==> flow/design.v <==
module HandwashSensor(
    input clk,
    input reset,
    input acceptLeftHandDistance,
    input [15:0] leftHandDistance,
    input acceptLeftHandGain,
    input [7:0] leftHandGain,
    input acceptRightHandDistance,
    input [15:0] rightHandDistance,
    input acceptRightHandGain,
    input [7:0] rightHandGain,
    output waterOn
);
reg [15:0] leftHandDistanceHeld;
 always@(posedge clk)  begin
     if(reset)
         leftHandDistanceHeld <= 0;
     else if(acceptLeftHandDistance)
         leftHandDistanceHeld <= leftHandDistance;
     else
         leftHandDistanceHeld <= leftHandDistanceHeld;
 end
reg [7:0] leftHandGainHeld;
 always@(posedge clk)  begin
     if(reset)
         leftHandGainHeld <= 0;
     else if(acceptLeftHandGain)
         leftHandGainHeld <= leftHandGain;
     else
         leftHandGainHeld <= leftHandGainHeld;
 end
reg [15:0] rightHandDistanceHeld;
 always@(posedge clk)  begin
     if(reset)
         rightHandDistanceHeld <= 0;
     else if(acceptRightHandDistance)
         rightHandDistanceHeld <= rightHandDistance;
     else
         rightHandDistanceHeld <= rightHandDistanceHeld;
 end
reg [7:0] rightHandGainHeld;
 always@(posedge clk)  begin
     if(reset)
         rightHandGainHeld <= 0;
     else if(acceptRightHandGain)
         rightHandGainHeld <= rightHandGain;
     else
         rightHandGainHeld <= rightHandGainHeld;
 end
wire [15:0] leftHand;
 wire [23:0] leftHandDistanceHeld_Mult_leftHandGainHeld;
 DSP48_AxB dsp_leftHandDistanceHeld_Mult_leftHandGainHeld(
     .CLK(clk),
     .A({ {9{1'b0}}, leftHandDistanceHeld}),
     .B({ {10{1'b0}}, leftHandGainHeld}),
     .P(leftHandDistanceHeld_Mult_leftHandGainHeld)
 );
 reg [16:0] leftHandDistanceHeld_Mult_leftHandGainHeld_ShiftR_7;
 always@(posedge clk) begin
     if(reset)
         leftHandDistanceHeld_Mult_leftHandGainHeld_ShiftR_7 <= 0;
     else
         leftHandDistanceHeld_Mult_leftHandGainHeld_ShiftR_7 <= leftHandDistanceHeld_Mult_leftHandGainHeld >> 7;
 end
 assign leftHand = leftHandDistanceHeld_Mult_leftHandGainHeld_ShiftR_7;
wire [15:0] rightHand;
 wire [23:0] rightHandDistanceHeld_Mult_rightHandGainHeld;
 DSP48_AxB dsp_rightHandDistanceHeld_Mult_rightHandGainHeld(
     .CLK(clk),
     .A({ {9{1'b0}}, rightHandDistanceHeld}),
     .B({ {10{1'b0}}, rightHandGainHeld}),
     .P(rightHandDistanceHeld_Mult_rightHandGainHeld)
 );
 reg [16:0] rightHandDistanceHeld_Mult_rightHandGainHeld_ShiftR_7;
 always@(posedge clk) begin
     if(reset)
         rightHandDistanceHeld_Mult_rightHandGainHeld_ShiftR_7 <= 0;
     else
         rightHandDistanceHeld_Mult_rightHandGainHeld_ShiftR_7 <= rightHandDistanceHeld_Mult_rightHandGainHeld >> 7;
 end
 assign rightHand = rightHandDistanceHeld_Mult_rightHandGainHeld_ShiftR_7;
parameter threshold = 1500;
assign waterOn = leftHand != 0 && rightHand != 0 && (leftHand < threshold || rightHand < threshold);
endmodule
module DSP48_AxB
   (CLK,
    A,
    B,
    P);
  input CLK;
  input [24:0]A;
  input [17:0]B;
  output [42:0]P;
assign P = A*B;
endmodule
; Step by step through the tools: HandwashSensor
; Module HandwashSensor before and after one edit of its RTL, step after step.
; "before" refers to lines of the RTL above, "after" to lines of the edited file.
; "delta" is "after" less "before", of the values as shown.
; Operators: Yosys type, input widths -> output width; for muxes data width and select width s.
; The mark - stands for no value.
[inputs]
design = HandwashSensor
clk_port = clk
lib = sky130hd
pvt_corner = tt_025C_1v80

; Edit of the RTL
; Unified diff, file above to edited file.
; The edited RTL no longer does the same as the RTL above: the edit was made by script, with no optimisation intended.
; begin of diff
@@ -73,10 +73,5 @@
  );
  reg [16:0] rightHandDistanceHeld_Mult_rightHandGainHeld_ShiftR_7;
- always@(posedge clk) begin
-     if(reset)
-         rightHandDistanceHeld_Mult_rightHandGainHeld_ShiftR_7 <= 0;
-     else
-         rightHandDistanceHeld_Mult_rightHandGainHeld_ShiftR_7 <= rightHandDistanceHeld_Mult_rightHandGainHeld >> 7;
- end
+ always @(*) rightHandDistanceHeld_Mult_rightHandGainHeld_ShiftR_7 = rightHandDistanceHeld_Mult_rightHandGainHeld >> 7;
  assign rightHand = rightHandDistanceHeld_Mult_rightHandGainHeld_ShiftR_7;
 parameter threshold = 1500;
; end of diff

; Elaborated design
; Source: Yosys, flattened and elaborated, memories not mapped. Widths are those after wreduce; folded enables and synchronous resets count as part of the registers. Registers that Yosys merges into a memory's read port (data or address) are not register bits. Print and check cells do not count. Equal cells are merged and count once.
[op_classes]
columns = element, before, after, delta
row1 = addsub, 0, 0, 0
row2 = mul, 2, 2, 0
row3 = div, 0, 0, 0
row4 = n_cmp, 2, 2, 0
row5 = eq_ne, 0, 0, 0
row6 = n_shift, 0, 0, 0
row7 = mux, 0, 0, 0
row8 = bitwise, 0, 0, 0
row9 = reduce_logical, 5, 5, 0
; Unchanged operator kinds not shown: 5.
[bits]
columns = element, before, after, delta
row1 = regBits, 80, 64, -16
row2 = latchBits, 0, 0, 0
row3 = ramBits, 0, 0, 0
row4 = mem_bits_ro, 0, 0, 0
row5 = clocked_rd_ports_x_width, 0, 0, 0
row6 = memories, 0, 0, 0
row7 = in_bits, 54, 54, 0
row8 = output_inout_bits, 1, 1, 0
row9 = wordCells, 15, 14, -1

; Depth
; Depth = most cells in a row (Yosys ltp): at word level without a register or memory, in the mapped netlist without a sequential cell, where the memories' decode and read muxes count.
[depth]
columns = element, before, after, delta
row1 = ltp_word, 3, 4, 1
row2 = abc_area, 0, 0, -
row3 = depth_mapped, 19, 20, 1
row4 = mapped_depth_nobuf, 17, 19, 2

; Mapped cells and area
; The flow's flattened synthesis, as Yosys stat reports it; memories are mapped. The netlist is that of the ABC_AREA named above (0 if unset); the other value can give another one.
[mapped]
columns = element, before, after, delta
row1 = mapped_cells, 1139, 1078, -61
row2 = synth_area_um2, 10239.8, 9663.0, -576.8
row3 = seqArea_um2, 1601.5, 1281.2, -320.3
row4 = ff_cells, 80, 64, -16
row5 = buf_cells, 39, 52, 13
[types]
columns = cell_type, before, after, delta
row1 = sky130_fd_sc_hd__and2_1, 169, 106, -63
row2 = sky130_fd_sc_hd__nand2_1, 105, 158, 53
row3 = sky130_fd_sc_hd__inv_1, 189, 158, -31
row4 = sky130_fd_sc_hd__clkbuf_1, 31, 52, 21
row5 = sky130_fd_sc_hd__nor2_1, 93, 73, -20
row6 = sky130_fd_sc_hd__dfxtp_1, 80, 64, -16
row7 = sky130_fd_sc_hd__a21oi_1, 30, 18, -12
row8 = sky130_fd_sc_hd__o21ai_0, 18, 6, -12
row9 = sky130_fd_sc_hd__buf_1, 8, 0, -8
row10 = sky130_fd_sc_hd__or3_1, 1, 6, 5
row11 = sky130_fd_sc_hd__o211ai_1, 0, 5, 5
row12 = sky130_fd_sc_hd__or2_2, 0, 5, 5
row13 = sky130_fd_sc_hd__mux2i_1, 48, 52, 4
row14 = sky130_fd_sc_hd__xnor2_1, 19, 15, -4
row15 = sky130_fd_sc_hd__xor2_1, 12, 8, -4
row16 = sky130_fd_sc_hd__nor2b_1, 7, 3, -4
row17 = sky130_fd_sc_hd__nand3_1, 9, 6, -3
row18 = sky130_fd_sc_hd__nor3_1, 6, 9, 3
; Unchanged cell types not shown: 11.
; Not every row of either side is listed.
; By module: a second synthesis without flattening, with its own total; a netlist apart from the flattened one above.
[hier_totals]
columns = element, before, after, delta
row1 = cells_unflattened, 3616, 3630, 14
row2 = hier_area_um2, 31497.7, 31313.8, -183.9
; Each row is one instance without its submodules.
[modules_before]
columns = module, instances, cells, mod_area_um2, seq_area_um2
row1 = DSP48_AxB, 2, 1684, 14406.3, 0.0
row2 = HandwashSensor, 1, 248, 2685.1, 1601.5
[modules_after]
columns = module, instances, cells, mod_area_um2, seq_area_um2
row1 = DSP48_AxB, 2, 1708, 14527.7, 0.0
row2 = HandwashSensor, 1, 214, 2258.4, 1281.2

; Path before layout
; OpenSTA on the mapped netlist: ideal clock, no wires. The path of least setup slack (recovery checks aside). Input and output delay are each 20% of the period. Register names are those of the netlist, which keeps one name where synthesis merged equal registers.
[synth_timing]
columns = element, before, after, delta
row1 = path_type, reg2reg, reg2out, -
row2 = start, register leftHandGainHeld[2], register rightHandGainHeld[2], -
row3 = end, register leftHandDistanceHeld_Mult_leftHandGainHeld_ShiftR_7[14], output waterOn, -
row4 = clock_period_ps, 7000, 7000, 0
row5 = output_delay_ps, -, 1400, -
row6 = setup_ps, 121, -, -
row7 = t_first_pin_ps, 0, 0, 0
row8 = t_arrival_ps, 4638, 5033, 395
row9 = required_time_ps, 6879, 5600, -1279
row10 = slack_ps, 2242, 567, -1675
row11 = path_delay_ps, 4759, 5033, 274
row12 = path_stages, 18, 18, 0
row13 = n_path_buf, 1, 1, 0
row14 = period_less_setup_slack_ps, 4758, 6433, 1675
; "path_delay_ps" = arrival - input delay + setup time.
; A path that ends at an output port has no setup time.
; "path_stages": output pins that drive a net of the path, with the launching flip-flop's if there is one; two outputs of one cell count as two.
; "period_less_setup_slack_ps" is the clock period less the worst setup slack; recovery checks do not enter. This is arithmetic on one report: input and output delays are still those of the set period (20% each).
; Between the ends stands the longest chain of elaborated cells between them, by number of cells; it is not shown to be the way that was timed. Of several equally long chains one is given.
; Each line given opens the expression or statement behind the cell; cells for indexed reads and writes are added by Yosys, which also makes memories of some case tables.
; At most two assigning lines are given for a register; there are more.
[synth_between_before]
path_cell_list = sky130_fd_sc_hd__dfxtp_1 -> sky130_fd_sc_hd__clkbuf_1 -> sky130_fd_sc_hd__nand2_1 -> sky130_fd_sc_hd__fa_1 -> sky130_fd_sc_hd__fa_1 -> sky130_fd_sc_hd__inv_1 -> sky130_fd_sc_hd__fa_1 -> sky130_fd_sc_hd__inv_1 -> sky130_fd_sc_hd__fa_1 -> sky130_fd_sc_hd__inv_1 -> sky130_fd_sc_hd__ha_1 -> sky130_fd_sc_hd__a21oi_1 -> sky130_fd_sc_hd__o21ai_0 -> sky130_fd_sc_hd__a221oi_4 -> sky130_fd_sc_hd__o21bai_1 -> sky130_fd_sc_hd__a41o_1 -> sky130_fd_sc_hd__a21oi_1 -> sky130_fd_sc_hd__mux2_2
elab_chain_len = 1
cells_between = 1
cone_lines = 1
classes_between = mul: 1
[synth_lines_before]
columns = element, line_no
row1 = from (decl), 23  ; reg [7:0] leftHandGainHeld;
row2 = from (assign), 28  ; leftHandGainHeld <= leftHandGain;
row3 = from (assign), 30  ; leftHandGainHeld <= leftHandGainHeld;
row4 = $mul 16x8->23, 94  ; assign P = A*B;
row5 = to (assign), 61  ; leftHandDistanceHeld_Mult_leftHandGainHeld_ShiftR_7 <= 0;
row6 = to (assign), 63  ; leftHandDistanceHeld_Mult_leftHandGainHeld_ShiftR_7 <= leftHandDistanceHeld_Mult_leftHandGainHeld >> 7;
row7 = to (decl), 58  ; reg [16:0] leftHandDistanceHeld_Mult_leftHandGainHeld_ShiftR_7;
[synth_between_after]
path_cell_list = sky130_fd_sc_hd__dfxtp_1 -> sky130_fd_sc_hd__clkbuf_1 -> sky130_fd_sc_hd__nand2_1 -> sky130_fd_sc_hd__fa_1 -> sky130_fd_sc_hd__fa_1 -> sky130_fd_sc_hd__fa_1 -> sky130_fd_sc_hd__fa_1 -> sky130_fd_sc_hd__inv_1 -> sky130_fd_sc_hd__ha_1 -> sky130_fd_sc_hd__a21o_1 -> sky130_fd_sc_hd__o2bb2ai_2 -> sky130_fd_sc_hd__o311a_4 -> sky130_fd_sc_hd__nor3_2 -> sky130_fd_sc_hd__nor3b_1 -> sky130_fd_sc_hd__or4_4 -> sky130_fd_sc_hd__a221oi_2 -> sky130_fd_sc_hd__a22oi_1 -> sky130_fd_sc_hd__nand2_1
elab_chain_len = 4
cells_between = 6
cone_lines = 2
classes_between = mul: 1; compare: 1; reduce/logical: 4
[synth_lines_after]
columns = element, line_no
row1 = from (decl), 41  ; reg [7:0] rightHandGainHeld;
row2 = from (assign), 46  ; rightHandGainHeld <= rightHandGain;
row3 = from (assign), 48  ; rightHandGainHeld <= rightHandGainHeld;
row4 = $mul 16x8->23, 89  ; assign P = A*B;
row5 = $lt 16x11->1, 78  ; assign waterOn = leftHand != 0 && rightHand != 0 && (leftHand < threshold || rightHand < threshold);
row6 = $logic_or 1x1->1, 78
row7 = $logic_and 1x1->1, 78
row8 = to (decl), 12  ; output waterOn

; Worst path after layout
; Path of least setup slack in the final report of the runs of pair 1 (OpenROAD, finished layout, wires in). Where an end is a register, its clock arrival counts in the times.
; The report prints the path's times to 10 ps; the period is as set.
[layout_timing]
columns = element, before, after, delta
row1 = path_type, reg2reg, reg2out, -
row2 = start, register leftHandGainHeld[2], register rightHandGainHeld[2], -
row3 = end, register leftHandDistanceHeld_Mult_leftHandGainHeld_ShiftR_7[14], output waterOn, -
row4 = clock_period_ps, 7000, 7000, 0
row5 = output_delay_ps, -, 1400, -
row6 = setup_ps, 110, -, -
row7 = t_first_pin_ps, 370, 340, -30
row8 = t_arrival_ps, 5350, 5400, 50
row9 = required_time_ps, 7250, 5600, -1650
row10 = slack_ps, 1900, 200, -1700
row11 = path_stages, 17, 18, 1
row12 = n_path_buf, 0, 2, 2
; Between the ends stands the longest chain of elaborated cells between them, by number of cells; it is not shown to be the way that was timed. Of several equally long chains one is given.
; At most two assigning lines are given for a register; there are more.
[layout_between_before]
path_cell_list = sky130_fd_sc_hd__dfxtp_1 -> sky130_fd_sc_hd__nand2_1 -> sky130_fd_sc_hd__fa_1 -> sky130_fd_sc_hd__fa_1 -> sky130_fd_sc_hd__inv_1 -> sky130_fd_sc_hd__fa_1 -> sky130_fd_sc_hd__inv_1 -> sky130_fd_sc_hd__fa_1 -> sky130_fd_sc_hd__inv_1 -> sky130_fd_sc_hd__ha_1 -> sky130_fd_sc_hd__a21oi_1 -> sky130_fd_sc_hd__o21ai_0 -> sky130_fd_sc_hd__a221oi_4 -> sky130_fd_sc_hd__o21bai_1 -> sky130_fd_sc_hd__a41o_1 -> sky130_fd_sc_hd__a21oi_1 -> sky130_fd_sc_hd__mux2_2
elab_chain_len = 1
cells_between = 1
cone_lines = 1
classes_between = mul: 1
[layout_lines_before]
columns = element, line_no
row1 = from (decl), 23  ; reg [7:0] leftHandGainHeld;
row2 = from (assign), 28  ; leftHandGainHeld <= leftHandGain;
row3 = from (assign), 30  ; leftHandGainHeld <= leftHandGainHeld;
row4 = $mul 16x8->23, 94  ; assign P = A*B;
row5 = to (assign), 61  ; leftHandDistanceHeld_Mult_leftHandGainHeld_ShiftR_7 <= 0;
row6 = to (assign), 63  ; leftHandDistanceHeld_Mult_leftHandGainHeld_ShiftR_7 <= leftHandDistanceHeld_Mult_leftHandGainHeld >> 7;
row7 = to (decl), 58  ; reg [16:0] leftHandDistanceHeld_Mult_leftHandGainHeld_ShiftR_7;
[layout_between_after]
path_cell_list = sky130_fd_sc_hd__dfxtp_4 -> sky130_fd_sc_hd__buf_6 -> sky130_fd_sc_hd__nand2_1 -> sky130_fd_sc_hd__fa_1 -> sky130_fd_sc_hd__fa_1 -> sky130_fd_sc_hd__fa_2 -> sky130_fd_sc_hd__fa_1 -> sky130_fd_sc_hd__inv_1 -> sky130_fd_sc_hd__ha_1 -> sky130_fd_sc_hd__or2_2 -> sky130_fd_sc_hd__or3_1 -> sky130_fd_sc_hd__mux2_4 -> sky130_fd_sc_hd__a211oi_4 -> sky130_fd_sc_hd__o311a_1 -> sky130_fd_sc_hd__o211ai_1 -> sky130_fd_sc_hd__a22oi_1 -> sky130_fd_sc_hd__nand2_1 -> sky130_fd_sc_hd__buf_2
elab_chain_len = 4
cells_between = 6
cone_lines = 2
classes_between = mul: 1; compare: 1; reduce/logical: 4
[layout_lines_after]
columns = element, line_no
row1 = from (decl), 41  ; reg [7:0] rightHandGainHeld;
row2 = from (assign), 46  ; rightHandGainHeld <= rightHandGain;
row3 = from (assign), 48  ; rightHandGainHeld <= rightHandGainHeld;
row4 = $mul 16x8->23, 89  ; assign P = A*B;
row5 = $lt 16x11->1, 78  ; assign waterOn = leftHand != 0 && rightHand != 0 && (leftHand < threshold || rightHand < threshold);
row6 = $logic_or 1x1->1, 78
row7 = $logic_and 1x1->1, 78
row8 = to (decl), 12  ; output waterOn

; Layout results
; Both versions went through the flow (Yosys, OpenROAD) with the same settings in each pair. Constraints: input delay and output delay 20% of the set period each, output load 0.01 pF.
[flow_settings_pair_1]
period_ns = 7.0
CAP_MARGIN = 20
CORE_MARGIN = 2
CORE_UTILIZATION = 40
SLEW_MARGIN = 20
[results_pair_1]
columns = element, before, after, delta
row1 = synthArea_um2, 10239.8, 9663.0, -576.8
row2 = final_die_area_um2, 26896.0, 25416.3, -1479.7
row3 = stdcell_area_um2, 11362.1, 11289.6, -72.5
row4 = timing.setup.ws_ps, 1897, 201, -1696
row5 = tns_ps, 0, 0, 0
row6 = timing.hold.ws_ps, 622, 582, -40
row7 = power_total_uw, 1408, 1338, -70
row8 = achieved_clock_period_ps, 5103, 6799, 1696
[flow_settings_pair_2]
CAP_MARGIN = 35
CELL_PAD_IN_SITES_DETAIL_PLACEMENT = 0
CORE_UTILIZATION = 41
CTS_CLUSTER_SIZE = 68
PLACE_DENSITY_LB_ADDON = 0.05
SETUP_SLACK_MARGIN = -0.33
SLEW_MARGIN = 0
TNS_END_PERCENT = 70
period_ns = 6.45
CORE_MARGIN = 2
[results_pair_2]
columns = element, before, after, delta
row1 = synthArea_um2, 10239.8, 9663.0, -576.8
row2 = final_die_area_um2, 26255.3, 24812.6, -1442.7
row3 = stdcell_area_um2, 11369.7, 11708.7, 339.0
row4 = timing.setup.ws_ps, 1362, -221, -1583
row5 = tns_ps, 0, -221, -221
row6 = timing.hold.ws_ps, 613, 618, 5
row7 = power_total_uw, 1481, 1439, -42
row8 = achieved_clock_period_ps, 5088, 6671, 1583
; "achieved_clock_period_ps" means the clock period less the worst setup slack. The figure is calculated, with input and output delays left at 20% of the set period.
; By "power_total_uw" is meant OpenSTA's value without simulated activity: inputs other than the clock are taken to toggle once in ten clock periods, and the tool carries that through the logic.
